==> flow/design.v <==
module incrementerby4(clk, en, rst, ld, ld_data, out);
    input clk, en, rst, ld;
    output reg [7:0] out;
    input [7:0] ld_data;
    always @(posedge clk) begin
        if (rst) begin
            out <= ld_data;
        end
        else if (ld) begin
            out <= ld_data;
        end 
        else if (en) begin
            out <= out + 4;
        end
    end
endmodule
module adder (a, b, out);
    input [7:0] a, b;
    output [7:0] out;
    assign out = a + b;    
endmodule
module adder12 (a, b, out);
    input [11:0] a, b;
    output [11:0] out;
    assign out = a + b;    
endmodule
module buffer_4 (clk, wr_en, wr_adr, wr_data, rd_adr, rd_data);
    parameter SIZE = 16;
    input clk, wr_en;
    input [7:0] wr_adr, rd_adr;
    input [31:0] wr_data;
    output [7:0] rd_data;
    reg [7:0] mem [0:SIZE-1];
    assign rd_data = mem[rd_adr];
    always @(posedge clk) begin
        if (wr_en) begin
            mem[wr_adr] <= wr_data[31 : 24];
            mem[wr_adr + 1] <= wr_data[23 : 16];
            mem[wr_adr + 2] <= wr_data[15 : 8];
            mem[wr_adr + 3] <= wr_data[7 : 0];
        end
    end
endmodule
module buffer_8 (clk, wr_en, wr_adr, wr_data, rd_adr, rd_data);
    parameter SIZE = 64;
    input clk, wr_en;
    input [7:0] wr_adr, rd_adr;
    input [31:0] wr_data;
    output [31:0] rd_data;
    reg [7:0] mem [0:SIZE-1];
    assign rd_data = {mem[rd_adr], mem[rd_adr + 1], mem[rd_adr + 2], mem[rd_adr + 3]};
    always @(posedge clk) begin
        if (wr_en) begin
            mem[wr_adr] <= wr_data[31 : 24];
            mem[wr_adr + 1] <= wr_data[23 : 16];
            mem[wr_adr + 2] <= wr_data[15 : 8];
            mem[wr_adr + 3] <= wr_data[7 : 0];
        end
    end
endmodule
module counter #(parameter MAX_COUNT = 16)(clk, rst, en, carry, count);
    input clk, rst, en;
    output reg carry;
    output reg [7:0] count;
    always @(posedge clk) begin
        if (rst) begin
            count <= 0;
        end
        else if (en) begin
            if (count == MAX_COUNT - 1) begin
                count <= 0;
            end
            else begin
                count <= count + 1;
            end
        end
    end
    assign carry = (count == MAX_COUNT - 1);
endmodule
module decoder (a, out);
    parameter N = 4;
    input [7:0] a;
    output reg [N-1:0] out;
    reg [N-1:0] i;
    always @(*) begin
        for (i = 0; i < N; i = i + 1) begin
            if (i == a) begin
                out[i] = 1;
            end
            else begin
                out[i] = 0;
            end
        end
    end
endmodule
module multiplier (a, b, out);
    input [7:0] a, b;
    wire [15:0] result;
    assign result = a * b;
    output [7:0] out;
    assign out = {result[15:8]};
endmodule
module mux2_1 (a, b, sel, out);
    input [7:0] a, b;
    input sel;
    output [7:0] out;
    assign out = sel ? a : b;
endmodule
module register1word(clk, en, rst, write_data, out);
    input clk, en, rst;
    input [11:0] write_data;
    output reg [11:0] out;
    always @(posedge clk) begin
        if (rst) begin
            out <= 0;
        end else if (en) begin
            out <= write_data;
        end
    end
endmodule
module register4word(clk, en, rst, addr, write_data, out);
    input clk, en, rst;
    input [7:0] addr;
    input [7:0] write_data;
    reg [7:0] data [0:3];
    output [31:0] out;
    always @(posedge clk) begin
        if (rst) begin
            data[0] <= 0;
            data[1] <= 0;
            data[2] <= 0;
            data[3] <= 0;
        end 
        else if (en) begin
            data[addr] <= write_data;
        end
    end
    assign out = {data[0], data[1], data[2], data[3]};
endmodule
module mac (clk, rst, rst_acc, acc_en, img_pixel, filter_value, out);
    input clk, rst, rst_acc, acc_en;
    input [7:0] img_pixel, filter_value;
    output [7:0] out;
    wire [11:0] acc_out, acc_in;
    wire [7:0] mult_res;
    multiplier mult(img_pixel, filter_value, mult_res);
    adder12 addr4({4'b0000, mult_res}, acc_out, acc_in);
    register1word acc(clk, acc_en, rst | rst_acc, acc_in, acc_out);
    assign out = acc_out[11:4];
endmodule
module PE (clk, rst, rst_acc, rst_res_reg, res_buffer_en, acc_en,
           img_pixel, filter_value, res_index, out);
    input clk, rst, rst_acc, rst_res_reg, acc_en, res_buffer_en;
    input [7:0] img_pixel, filter_value, res_index;
    output [31:0] out;
    wire [7:0] mac_out;
    mac mac1 (clk, rst, rst_acc, acc_en, img_pixel, filter_value, mac_out);
    register4word res_buffer(clk, res_buffer_en, rst | rst_res_reg, res_index, mac_out, out);
endmodule
module controller(clk, reset, start, co_cntr16_img, co_cntr4_filter, co_cntr_filters,
                 co_cntr43, co_row_cntr, co_col_cntr, co_cntr16, co_cntr_reg4, co_cntr13, cntr43_res,
                 rst, rst_acc, rst_res_reg, mem_en, cntr16_img_en, cntr_filters_en, cntr4_filter_en, wr_file, adr_sel, mem_offset_sel, filter_wr_en,
                 img_wr_en, row_cntr_en, col_cntr_en, cntr43_en, cntr16_en, img_slice_en, acc_en, cntr_reg4_en, res_buffer_en,
                 cntr13_en, inc_en, inc_ld, done);
    input clk, reset, start;
    output reg rst, mem_en, cntr16_img_en, cntr_filters_en, cntr4_filter_en, adr_sel, filter_wr_en, wr_file;
    output reg img_wr_en, row_cntr_en, col_cntr_en, cntr43_en, cntr16_en, img_slice_en, acc_en, cntr_reg4_en, res_buffer_en;
    output reg cntr13_en, inc_en, inc_ld, done, rst_acc, rst_res_reg;
    output reg[1:0] mem_offset_sel;
    input co_cntr16_img, co_cntr4_filter, co_cntr_filters, co_cntr43, co_row_cntr, co_col_cntr, co_cntr16, co_cntr_reg4, co_cntr13;
    input [7:0] cntr43_res;
    reg[3:0] ns;
    reg[3:0] ps;
    always @(*) begin
        case(ps)
            4'b0000:   ns <= ~start ? 4'b0000 : 4'b0001;
            4'b0001:   ns <= start ? 4'b0001 : 4'b0010;
            4'b0010:   ns <= ~co_cntr4_filter ? 4'b0010 : 4'b1011;
            4'b1011:   ns <= ~co_cntr_filters ? 4'b0010 : 4'b0011;
            4'b0011:   ns <= ~co_cntr16_img ? 4'b0011 : 4'b0100;
            4'b0100:   ns <= ~co_row_cntr ? 4'b0100 : 4'b0101;
            4'b0101:   ns <= ~co_cntr16 ? 4'b0101 : 4'b0110;
            4'b0110 :  ns <= (cntr43_res == 42 || co_cntr_reg4) ? 4'b0111 : 4'b1010;
            4'b0111 : ns <= co_cntr43 ? 4'b1001 : 4'b1010;
            4'b1010 : ns <= ~co_cntr13 ? 4'b0100 : 4'b1000;
            4'b1000 : ns <= 4'b0011; 
            4'b1001: ns <= 4'b0000;
            default: ns <= 4'b0000;
        endcase
    end
    always @(*) begin
        {rst, mem_en, cntr16_img_en, cntr_filters_en, cntr4_filter_en, adr_sel, filter_wr_en,
        img_wr_en, row_cntr_en, col_cntr_en, cntr43_en, cntr16_en, img_slice_en, acc_en,
        cntr_reg4_en, res_buffer_en, cntr13_en, inc_en, inc_ld, done, mem_offset_sel, wr_file, rst_acc, rst_res_reg} = 0;
        case(ps)
            4'b0001:begin  rst = 1; inc_ld = 1;   end
            4'b0010: begin cntr4_filter_en = 1; adr_sel = 1; filter_wr_en = 1; mem_offset_sel = 0; end
            4'b0011 : begin  cntr16_img_en = 1; img_wr_en = 1; mem_offset_sel = 1;  end
            4'b1011: begin cntr_filters_en = 1; end
            4'b0100: begin row_cntr_en = 1; img_slice_en = 1; end
            4'b0101: begin acc_en = 1; cntr16_en = 1; end
            4'b0110: begin cntr_reg4_en = 1; res_buffer_en = 1; rst_acc = 1;end
            4'b0111: begin mem_en = 1; cntr43_en = 1; mem_offset_sel = 2; rst_res_reg = 1; end
            4'b1010: begin col_cntr_en = 1; cntr13_en = 1; end
            4'b1000: begin inc_en = 1; end
            4'b1001: begin done = 1; wr_file = 1; end
        endcase
    end
    always @(posedge clk) begin
         if (reset)
             ps <= 4'b0000;
         else
             ps <= ns;
     end
endmodule
module datapath(clk, rst, x, y, z, rst_acc, rst_res_reg, mem_en, cntr16_img_en, cntr_filters_en,
          cntr4_filter_en, filter_wr_en, img_wr_en, cntr43_en, row_cntr_en,
          col_cntr_en, cntr16_en, img_slice_en, acc_en, cntr_reg4_en, res_buffer_en, cntr13_en,
          inc_en, inc_ld, wr_file, adr_sel, mem_offset_sel, co_cntr16_img,
          co_cntr4_filter, co_cntr_filters, co_cntr43, co_row_cntr, co_col_cntr, co_cntr16, co_cntr_reg4, co_cntr13, cntr43_res,
          mem_rd_adr, mem_rd_data, out_we, out_adr, out_data);
    parameter NUM_FILTERS = 4;
    input clk, rst, mem_en, cntr16_img_en, cntr_filters_en, cntr4_filter_en, adr_sel, filter_wr_en, wr_file;
    input img_wr_en, row_cntr_en, col_cntr_en, cntr43_en, cntr16_en, img_slice_en, acc_en, cntr_reg4_en, res_buffer_en;
    input cntr13_en, inc_en, inc_ld, rst_acc, rst_res_reg;
    input [1:0] mem_offset_sel;
    input [7:0] x,y,z;
    output co_cntr16_img, co_cntr4_filter, co_cntr_filters, co_cntr43, co_row_cntr, co_col_cntr, co_cntr16, co_cntr_reg4, co_cntr13;
    output [7:0] cntr43_res;
    output [7:0] mem_rd_adr;
    input [31:0] mem_rd_data;
    output out_we;
    output [7:0] out_adr;
    output [32*NUM_FILTERS-1:0] out_data;
    wire[NUM_FILTERS - 1: 0] filters_wr_en;
    wire [7:0] mem_wr_adr, mem_offset_out, cntr4_filter_res, cntr16_img_res, mem_cntr_res;
    wire [7:0] img_rd_adr, row_cntr_res, col_cntr_res, cntr16_res, img_slice_rd_data;
    wire [7:0] mult_res, cntr_reg4_res, cntr13_res, x_offset;
    wire [31:0] img_rd_data;
    wire [7:0] filters_rd_data[0:NUM_FILTERS-1], filter_adr, cntr_filters_res, mem_filter_adr;
    assign out_we = mem_en;
    assign out_adr = mem_wr_adr;
    assign mem_offset_out = (mem_offset_sel == 0) ? y :
                            (mem_offset_sel == 1) ? x_offset :
                            (mem_offset_sel == 2) ? z : 0;
    counter #(NUM_FILTERS) cntr_filters(clk, rst, cntr_filters_en, co_cntr_filters, cntr_filters_res);
    decoder #(NUM_FILTERS) dcdr(cntr_filters_res, filters_wr_en);
    counter #(4) cntr4_filter (clk, rst, cntr4_filter_en, co_cntr4_filter, cntr4_filter_res);
    counter #(16) cntr16_img (clk, rst, cntr16_img_en, co_cntr16_img, cntr16_img_res);
    mux2_1 mux(mem_filter_adr, cntr16_img_res, adr_sel, mem_cntr_res);
    adder addr1(mem_offset_out, mem_cntr_res, mem_rd_adr);
    adder addr5(cntr4_filter_res, cntr_filters_res << 2, mem_filter_adr);
    genvar i;
    generate
        for (i = 0; i < NUM_FILTERS; i = i + 1) begin : gen_filters
            buffer_4 filter_buffer(clk, filters_wr_en[i] & filter_wr_en, cntr4_filter_res << 2, mem_rd_data, cntr16_res, filters_rd_data[i]);
            PE pe(clk, rst, rst_acc, rst_res_reg, res_buffer_en, acc_en,
                  img_slice_rd_data, filters_rd_data[i], cntr_reg4_res, out_data[32*i +: 32]);
        end
    endgenerate
    buffer_8 img_buffer(clk, img_wr_en, cntr16_img_res << 2, mem_rd_data, img_rd_adr, img_rd_data);
    counter #(43) cntr43 (clk, rst, cntr43_en, co_cntr43, cntr43_res);
    adder addr2(cntr43_res, mem_offset_out, mem_wr_adr);
    counter #(4) row_cntr (clk, rst, row_cntr_en, co_row_cntr, row_cntr_res);
    counter #(13) col_cntr (clk, rst, col_cntr_en, co_col_cntr, col_cntr_res);
    adder addr3(row_cntr_res << 4, col_cntr_res, img_rd_adr);
    counter #(16) cntr16 (clk, rst, cntr16_en, co_cntr16, cntr16_res);
    buffer_4 img_slice(clk, img_slice_en, row_cntr_res << 2, img_rd_data, cntr16_res, img_slice_rd_data);
    counter #(4) cntr_reg4 (clk, rst, cntr_reg4_en, co_cntr_reg4, cntr_reg4_res);
    counter #(13) cntr13 (clk, rst, cntr13_en, co_cntr13, cntr13_res);
    incrementerby4 inc(clk, inc_en, rst, inc_ld, x, x_offset);
endmodule
module convolution(clk, reset, start, x, y, z, done, mem_rd_adr, mem_rd_data, out_we, out_adr, out_data);
    parameter NUM_FILTERS = 4;
    input clk, reset, start;
    output [7:0] mem_rd_adr;
    input [31:0] mem_rd_data;
    output out_we;
    output [7:0] out_adr;
    output [32*NUM_FILTERS-1:0] out_data;
    input [7:0] x, y, z;
    output done;
    wire rst, rst_acc, mem_en, cntr16_img_en, cntr_filters_en, cntr4_filter_en, adr_sel, filter_wr_en, rst_res_reg;
    wire img_wr_en, row_cntr_en, col_cntr_en, cntr43_en, cntr16_en, img_slice_en, acc_en, cntr_reg4_en, res_buffer_en;
    wire cntr13_en, inc_en, inc_ld, wr_file;
    wire [1:0] mem_offset_sel;
    wire co_cntr16_img, co_cntr4_filter, co_cntr_filters, co_cntr43, co_row_cntr, co_col_cntr, co_cntr16, co_cntr_reg4, co_cntr13;
    wire [7:0] cntr43_res;
    datapath #(NUM_FILTERS) dp(clk, rst, x, y, z, rst_acc, rst_res_reg, mem_en, cntr16_img_en, cntr_filters_en, cntr4_filter_en, filter_wr_en, img_wr_en, cntr43_en, row_cntr_en,
          col_cntr_en, cntr16_en, img_slice_en, acc_en, cntr_reg4_en, res_buffer_en, cntr13_en,
          inc_en, inc_ld, wr_file, adr_sel, mem_offset_sel, co_cntr16_img,
          co_cntr4_filter, co_cntr_filters, co_cntr43, co_row_cntr, co_col_cntr, co_cntr16, co_cntr_reg4, co_cntr13, cntr43_res,
          mem_rd_adr, mem_rd_data, out_we, out_adr, out_data);
    controller cu(clk, reset, start, co_cntr16_img, co_cntr4_filter, co_cntr_filters, co_cntr43, co_row_cntr, co_col_cntr,
                 co_cntr16, co_cntr_reg4, co_cntr13, cntr43_res,
                 rst, rst_acc, rst_res_reg, mem_en, cntr16_img_en, cntr_filters_en, cntr4_filter_en, wr_file, adr_sel, mem_offset_sel, filter_wr_en,
                 img_wr_en, row_cntr_en, col_cntr_en, cntr43_en, cntr16_en, img_slice_en, acc_en, cntr_reg4_en, res_buffer_en,
                 cntr13_en, inc_en, inc_ld, done);
endmodule
# Tool chain data of convolution
# Tool output for the design above, in the order of the flow.
# Line numbers count from 1 in the design file above.
# Cell names lack the library's common part.
# The mark n/a stands for no value.
dict set report design {
  top {convolution}
  clock_port {clk}
  library {sky130hd}
  pvt_corner {tt_025C_1v80}
}

# Word level
# Yosys after proc, flatten, opt, wreduce and memory -nomap, before mapping. Print and check cells are not counted.
# Yosys's memory passes give these memory sizes; they may raise the number of words (mostly to a power of two), join words into wider ones and drop unused or constant bits.
dict set report bits {
  ram_bits 1280
  ff_bits 132
  input_bits 59
  word_cells 220
  mem_bits_ro 400
  n_memories 11
}
dict set report classes {
  n_mul 4
  add_sub_neg 30
  eq_ne 24
  muxes 121
  n_logic 6
  reduce_and_logical 9
}
# memory words width line_no
set memory_table {}
lappend memory_table {dp.img_buffer.mem 64 8 50} ;# reg [7:0] mem [0:SIZE-1];
lappend memory_table {{(no name shown)} 16 25 195} ;# case(ps)
lappend memory_table {dp.gen_filters[0].filter_buffer.mem 16 8 33} ;# reg [7:0] mem [0:SIZE-1];
lappend memory_table {dp.gen_filters[1].filter_buffer.mem 16 8 33}
lappend memory_table {dp.gen_filters[2].filter_buffer.mem 16 8 33}
lappend memory_table {dp.gen_filters[3].filter_buffer.mem 16 8 33}
# Further memories, not shown: 5.
# cell count
set op_table {}
lappend op_table {{8-bit by 8-bit multiplier with 16-bit output} 4}
lappend op_table {{8-bit two-way mux} 52}
lappend op_table {{4-bit two-way mux} 34}
lappend op_table {{8-bit by 1-bit adder with 8-bit output with constant B} 9}
lappend op_table {{8-bit by 12-bit adder with 12-bit output} 4}
lappend op_table {{4-bit case mux with 11-bit select} 1}
lappend op_table {{8-bit by 2-bit == test with 1-bit output with constant B} 4}
lappend op_table {{8-bit by 4-bit == test with 1-bit output with constant B} 4}
lappend op_table {{8-bit OR reduction} 4}
lappend op_table {{6-bit by 2-bit adder with 6-bit output with constant B} 4}
lappend op_table {{8-bit adder} 3}
lappend op_table {{6-bit two-way mux} 4}
lappend op_table {{1-bit two-way mux} 20}
lappend op_table {{2-bit two-way mux} 9}
lappend op_table {{2-bit by 8-bit == test with 1-bit output with constant A} 2}
lappend op_table {{4-bit by 2-bit adder with 4-bit output with constant B} 4}
lappend op_table {{4-bit by 3-bit == test with 1-bit output with constant B} 4}
lappend op_table {{4-bit == test with constant B} 3}
lappend op_table {{6-bit by 1-bit adder with 6-bit output with constant B} 2}
lappend op_table {{1-bit by 8-bit == test with 1-bit output with constant A} 1}
lappend op_table {{4-bit by 1-bit adder with 4-bit output with constant B} 2}
lappend op_table {{4-bit by 2-bit == test with 1-bit output with constant B} 2}
lappend op_table {{8-bit by 3-bit adder with 8-bit output with constant B} 1}
lappend op_table {{8-bit by 6-bit == test with 1-bit output with constant B} 1}
lappend op_table {{8-bit logical NOT} 1}
lappend op_table {{6-bit adder} 1}
lappend op_table {{1-bit AND} 4}
lappend op_table {{4-bit by 1-bit == test with 1-bit output with constant B} 1}
# Other operator kinds: 8; their cells: 9.

# Logic depth
# Yosys ltp: most cells in a row. Word level: on the elaborated netlist, between registers, memories and ports. Mapped: between sequential cells and ports; inverters and the memories' decode and read muxes count.
dict set report logic_depth {
  word_depth 5
  ABC_AREA 0
  depth_mapped 39
}

# Netlist
# Source: synth_stat.txt of the flow (Yosys; design flattened, memories mapped). It holds for the ABC_AREA given above (unset counts as 0); a run with the other value may have another netlist.
# type count
set types {}
lappend types {edfxtp_1 1288}
lappend types {mux4_2 806}
lappend types {fa_1 147}
lappend types {dfxtp_1 139}
lappend types {ha_1 213}
lappend types {nor2_1 386}
lappend types {mux2i_1 81}
lappend types {inv_1 211}
lappend types {xnor2_1 90}
lappend types {nand2_1 203}
lappend types {clkbuf_1 185}
lappend types {and2_1 103}
lappend types {xor2_1 60}
lappend types {a21oi_1 95}
lappend types {and3_1 63}
lappend types {or2_2 50}
lappend types {nand3_1 59}
lappend types {o21ai_0 58}
# Not listed: further types 53, cells in them 401.
dict set report mapped {
  ffs 1427
  cell_count 4638
  synth_area_um2 76140.5
  seq_area_um2 41459.8
}
# By module: a second synthesis without flattening, with its own total; a netlist apart from the flattened one above.
dict set report hier_totals {
  hier_cells 11758
  hier_area_um2 118486.1
}
# Rows give one instance, submodules left out.
# module n_cells area_um2 mod_seq_area_um2 n_inst
set modules {}
lappend modules {buffer_8 4854 48886.9 15374.7 1}
lappend modules {buffer_4 911 9241.4 3843.7 5}
lappend modules {multiplier 237 2023.2 0.0 4}
lappend modules {register4word 74 1260.0 960.9 4}
lappend modules {adder12 59 503.0 0.0 4}
lappend modules {register1word 38 420.4 240.2 4}
lappend modules {{counter (MAX_COUNT=4)} 41 374.1 160.2 4}
lappend modules {adder 42 331.6 0.0 4}
lappend modules {controller 90 935.9 300.3 1}
lappend modules {{counter (MAX_COUNT=13)} 41 385.4 160.2 2}
lappend modules {{counter (MAX_COUNT=16)} 42 385.4 160.2 2}
lappend modules {incrementerby4 33 394.1 240.2 1}
lappend modules {{counter (MAX_COUNT=43)} 41 384.1 160.2 1}
lappend modules {{datapath (NUM_FILTERS=4)} 26 234.0 0.0 1}
# Modules not listed: 5.

# Worst setup path after synthesis
# Path of least setup slack by OpenSTA after synthesis, without wires, with an ideal clock, recovery checks aside; 20% of the period is set as input and as output delay. Where synthesis merged equal registers, the netlist keeps one of their names.
dict set report synth_path {
  kind {reg-to-reg}
  startpoint {reg (no name shown)}
  endpoint {reg dp.gen_filters[3].pe.mac1.acc.out[8]}
  setup_ns 0.128
  tclk_ns 9.0
  stages 38
  t_first_pin_ns 0.000
  arrival_time_ns 7.983
  t_required_ns 8.872
  slack_ns 0.889
  n_path_buf 7
  path_delay_ns 8.111
  period_less_setup_slack_ns 8.111
}
# "path_delay_ns" = arrival - input delay + setup time.
# "stages" counts driving pins, that of a launching flip-flop among them; a cell with two outputs on the path counts twice.
# "period_less_setup_slack_ns" is the clock period less the worst setup slack; recovery checks do not enter. This is arithmetic on one report: input and output delays are still those of the set period (20% each).
dict set report synth_between {
  cell_sequence {dfxtp_1 > buf_6 > buf_6 > buf_6 > buf_6 > buf_2 > buf_2 > mux4_2 > nand2_1 > nand2_1 > o21ai_1 > clkbuf_1 > nor2_1 > fa_1 > inv_1 > fa_1 > fa_1 > fa_1 > [... 2 more ...] > nand3_1 > or4_1 > a2111o_1 > nand2_1 > a21oi_1 > xnor2_1 > ha_1 > inv_1 > fa_1 > nor2b_1 > o21ai_0 > a21boi_0 > o21ai_0 > a21boi_0 > o21ai_0 > a21oi_1 > xnor2_1 > nor2_1}
}
# element line_no
set synth_rtl {}
lappend synth_rtl {{end: assignment} 115} ;# out <= 0;
lappend synth_rtl {{end: assignment} 117} ;# out <= write_data;
lappend synth_rtl {{end: declaration} 112} ;# output reg [11:0] out;
# No chain of elaborated cells between the ends is given.

# Path in the finished layout
# From the final timing report of stored run 1: the path of least setup slack in the routed layout; clock arrival at registers is part of the times.
dict set report layout_path {
  kind {reg-to-reg}
  startpoint {reg (no name shown)}
  endpoint {reg dp.gen_filters[2].pe.mac1.acc.out[9]}
  n_path_buf 4
  t_required_ns 5.72
  tclk_ns 4.97
  slack_ns -2.06
  arrival_time_ns 7.78
  setup_ns 0.06
  stages 35
  t_first_pin_ns 0.84
}
dict set report layout_between {
  cell_sequence {dfxtp_4 > buf_12 > buf_12 > buf_12 > buf_12 > mux4_2 > nand2_2 > nand2_2 > o21ai_4 > nor2_2 > fa_1 > inv_2 > fa_1 > inv_2 > fa_1 > inv_2 > fa_1 > inv_2 > ha_4 > a21o_1 > a21o_1 > a41o_1 > o311a_4 > o21a_1 > nor2_1 > xnor2_1 > ha_1 > inv_2 > o21ai_2 > a21oi_2 > o21ai_1 > a21o_1 > a21oi_2 > or3_1 > a21oi_2}
}
# element line_no
set layout_rtl {}
lappend layout_rtl {{end: assignment} 115} ;# out <= 0;
lappend layout_rtl {{end: assignment} 117} ;# out <= write_data;
lappend layout_rtl {{end: declaration} 112} ;# output reg [11:0] out;
# No chain of elaborated cells between the ends is given.

; convolution through Yosys and OpenROAD on sky130hd: 4 stored runs, unordered, with their settings and measured results. The constraints put input and output delay at 20% of the set period each and load the outputs with 0.01 pF.

[stored run 1: settings]
period_ns = 4.97
CAP_MARGIN = 20
CORE_MARGIN = 2
CORE_UTILIZATION = 40
SLEW_MARGIN = 20
[stored run 1: results]
post_route_util_pct = 48.5
synthArea_um2 = 76140.5
timing.setup.tns_ns = -78.887
final_die_area_um2 = 193855.0
final_hold_ws_ns = 0.488
timing.setup.ws_ns = -2.056

[stored run 2: settings]
CORE_UTILIZATION = 43
CTS_CLUSTER_DIAMETER = 149
CTS_CLUSTER_SIZE = 95
GPL_TIMING_DRIVEN = 1
MAX_ROUTING_LAYER = met4
MIN_ROUTING_LAYER = met1
period_ns = 10.5
CAP_MARGIN = 20
CORE_MARGIN = 2
SLEW_MARGIN = 20
[stored run 2: results]
synthArea_um2 = 76140.5
final_die_area_um2 = 180455.0
post_route_util_pct = 47.0
timing.setup.tns_ns = 0.000
final_hold_ws_ns = 0.513
timing.setup.ws_ns = 1.867

[stored run 3: settings]
ABC_AREA = 1
CAP_MARGIN = 0
CELL_PAD_IN_SITES_DETAIL_PLACEMENT = 2
CORE_MARGIN = 9
CORE_UTILIZATION = 43
CTS_CLUSTER_DIAMETER = 149
CTS_CLUSTER_SIZE = 77
GPL_TIMING_DRIVEN = 1
HOLD_SLACK_MARGIN = 0.28
MAX_ROUTING_LAYER = met4
MIN_ROUTING_LAYER = met1
period_ns = 10.5
SLEW_MARGIN = 20
[stored run 3: results]
outcome = no final report: routing broke off with ODB-0269

[stored run 4: settings]
CORE_UTILIZATION = 61
period_ns = 8.27
CAP_MARGIN = 20
CORE_MARGIN = 2
SLEW_MARGIN = 20
[stored run 4: results]
timing.setup.ws_ns = 0.475
final_hold_ws_ns = 0.502
final_die_area_um2 = 127663.0
synthArea_um2 = 76140.5
timing.setup.tns_ns = 0.000
post_route_util_pct = 69.3
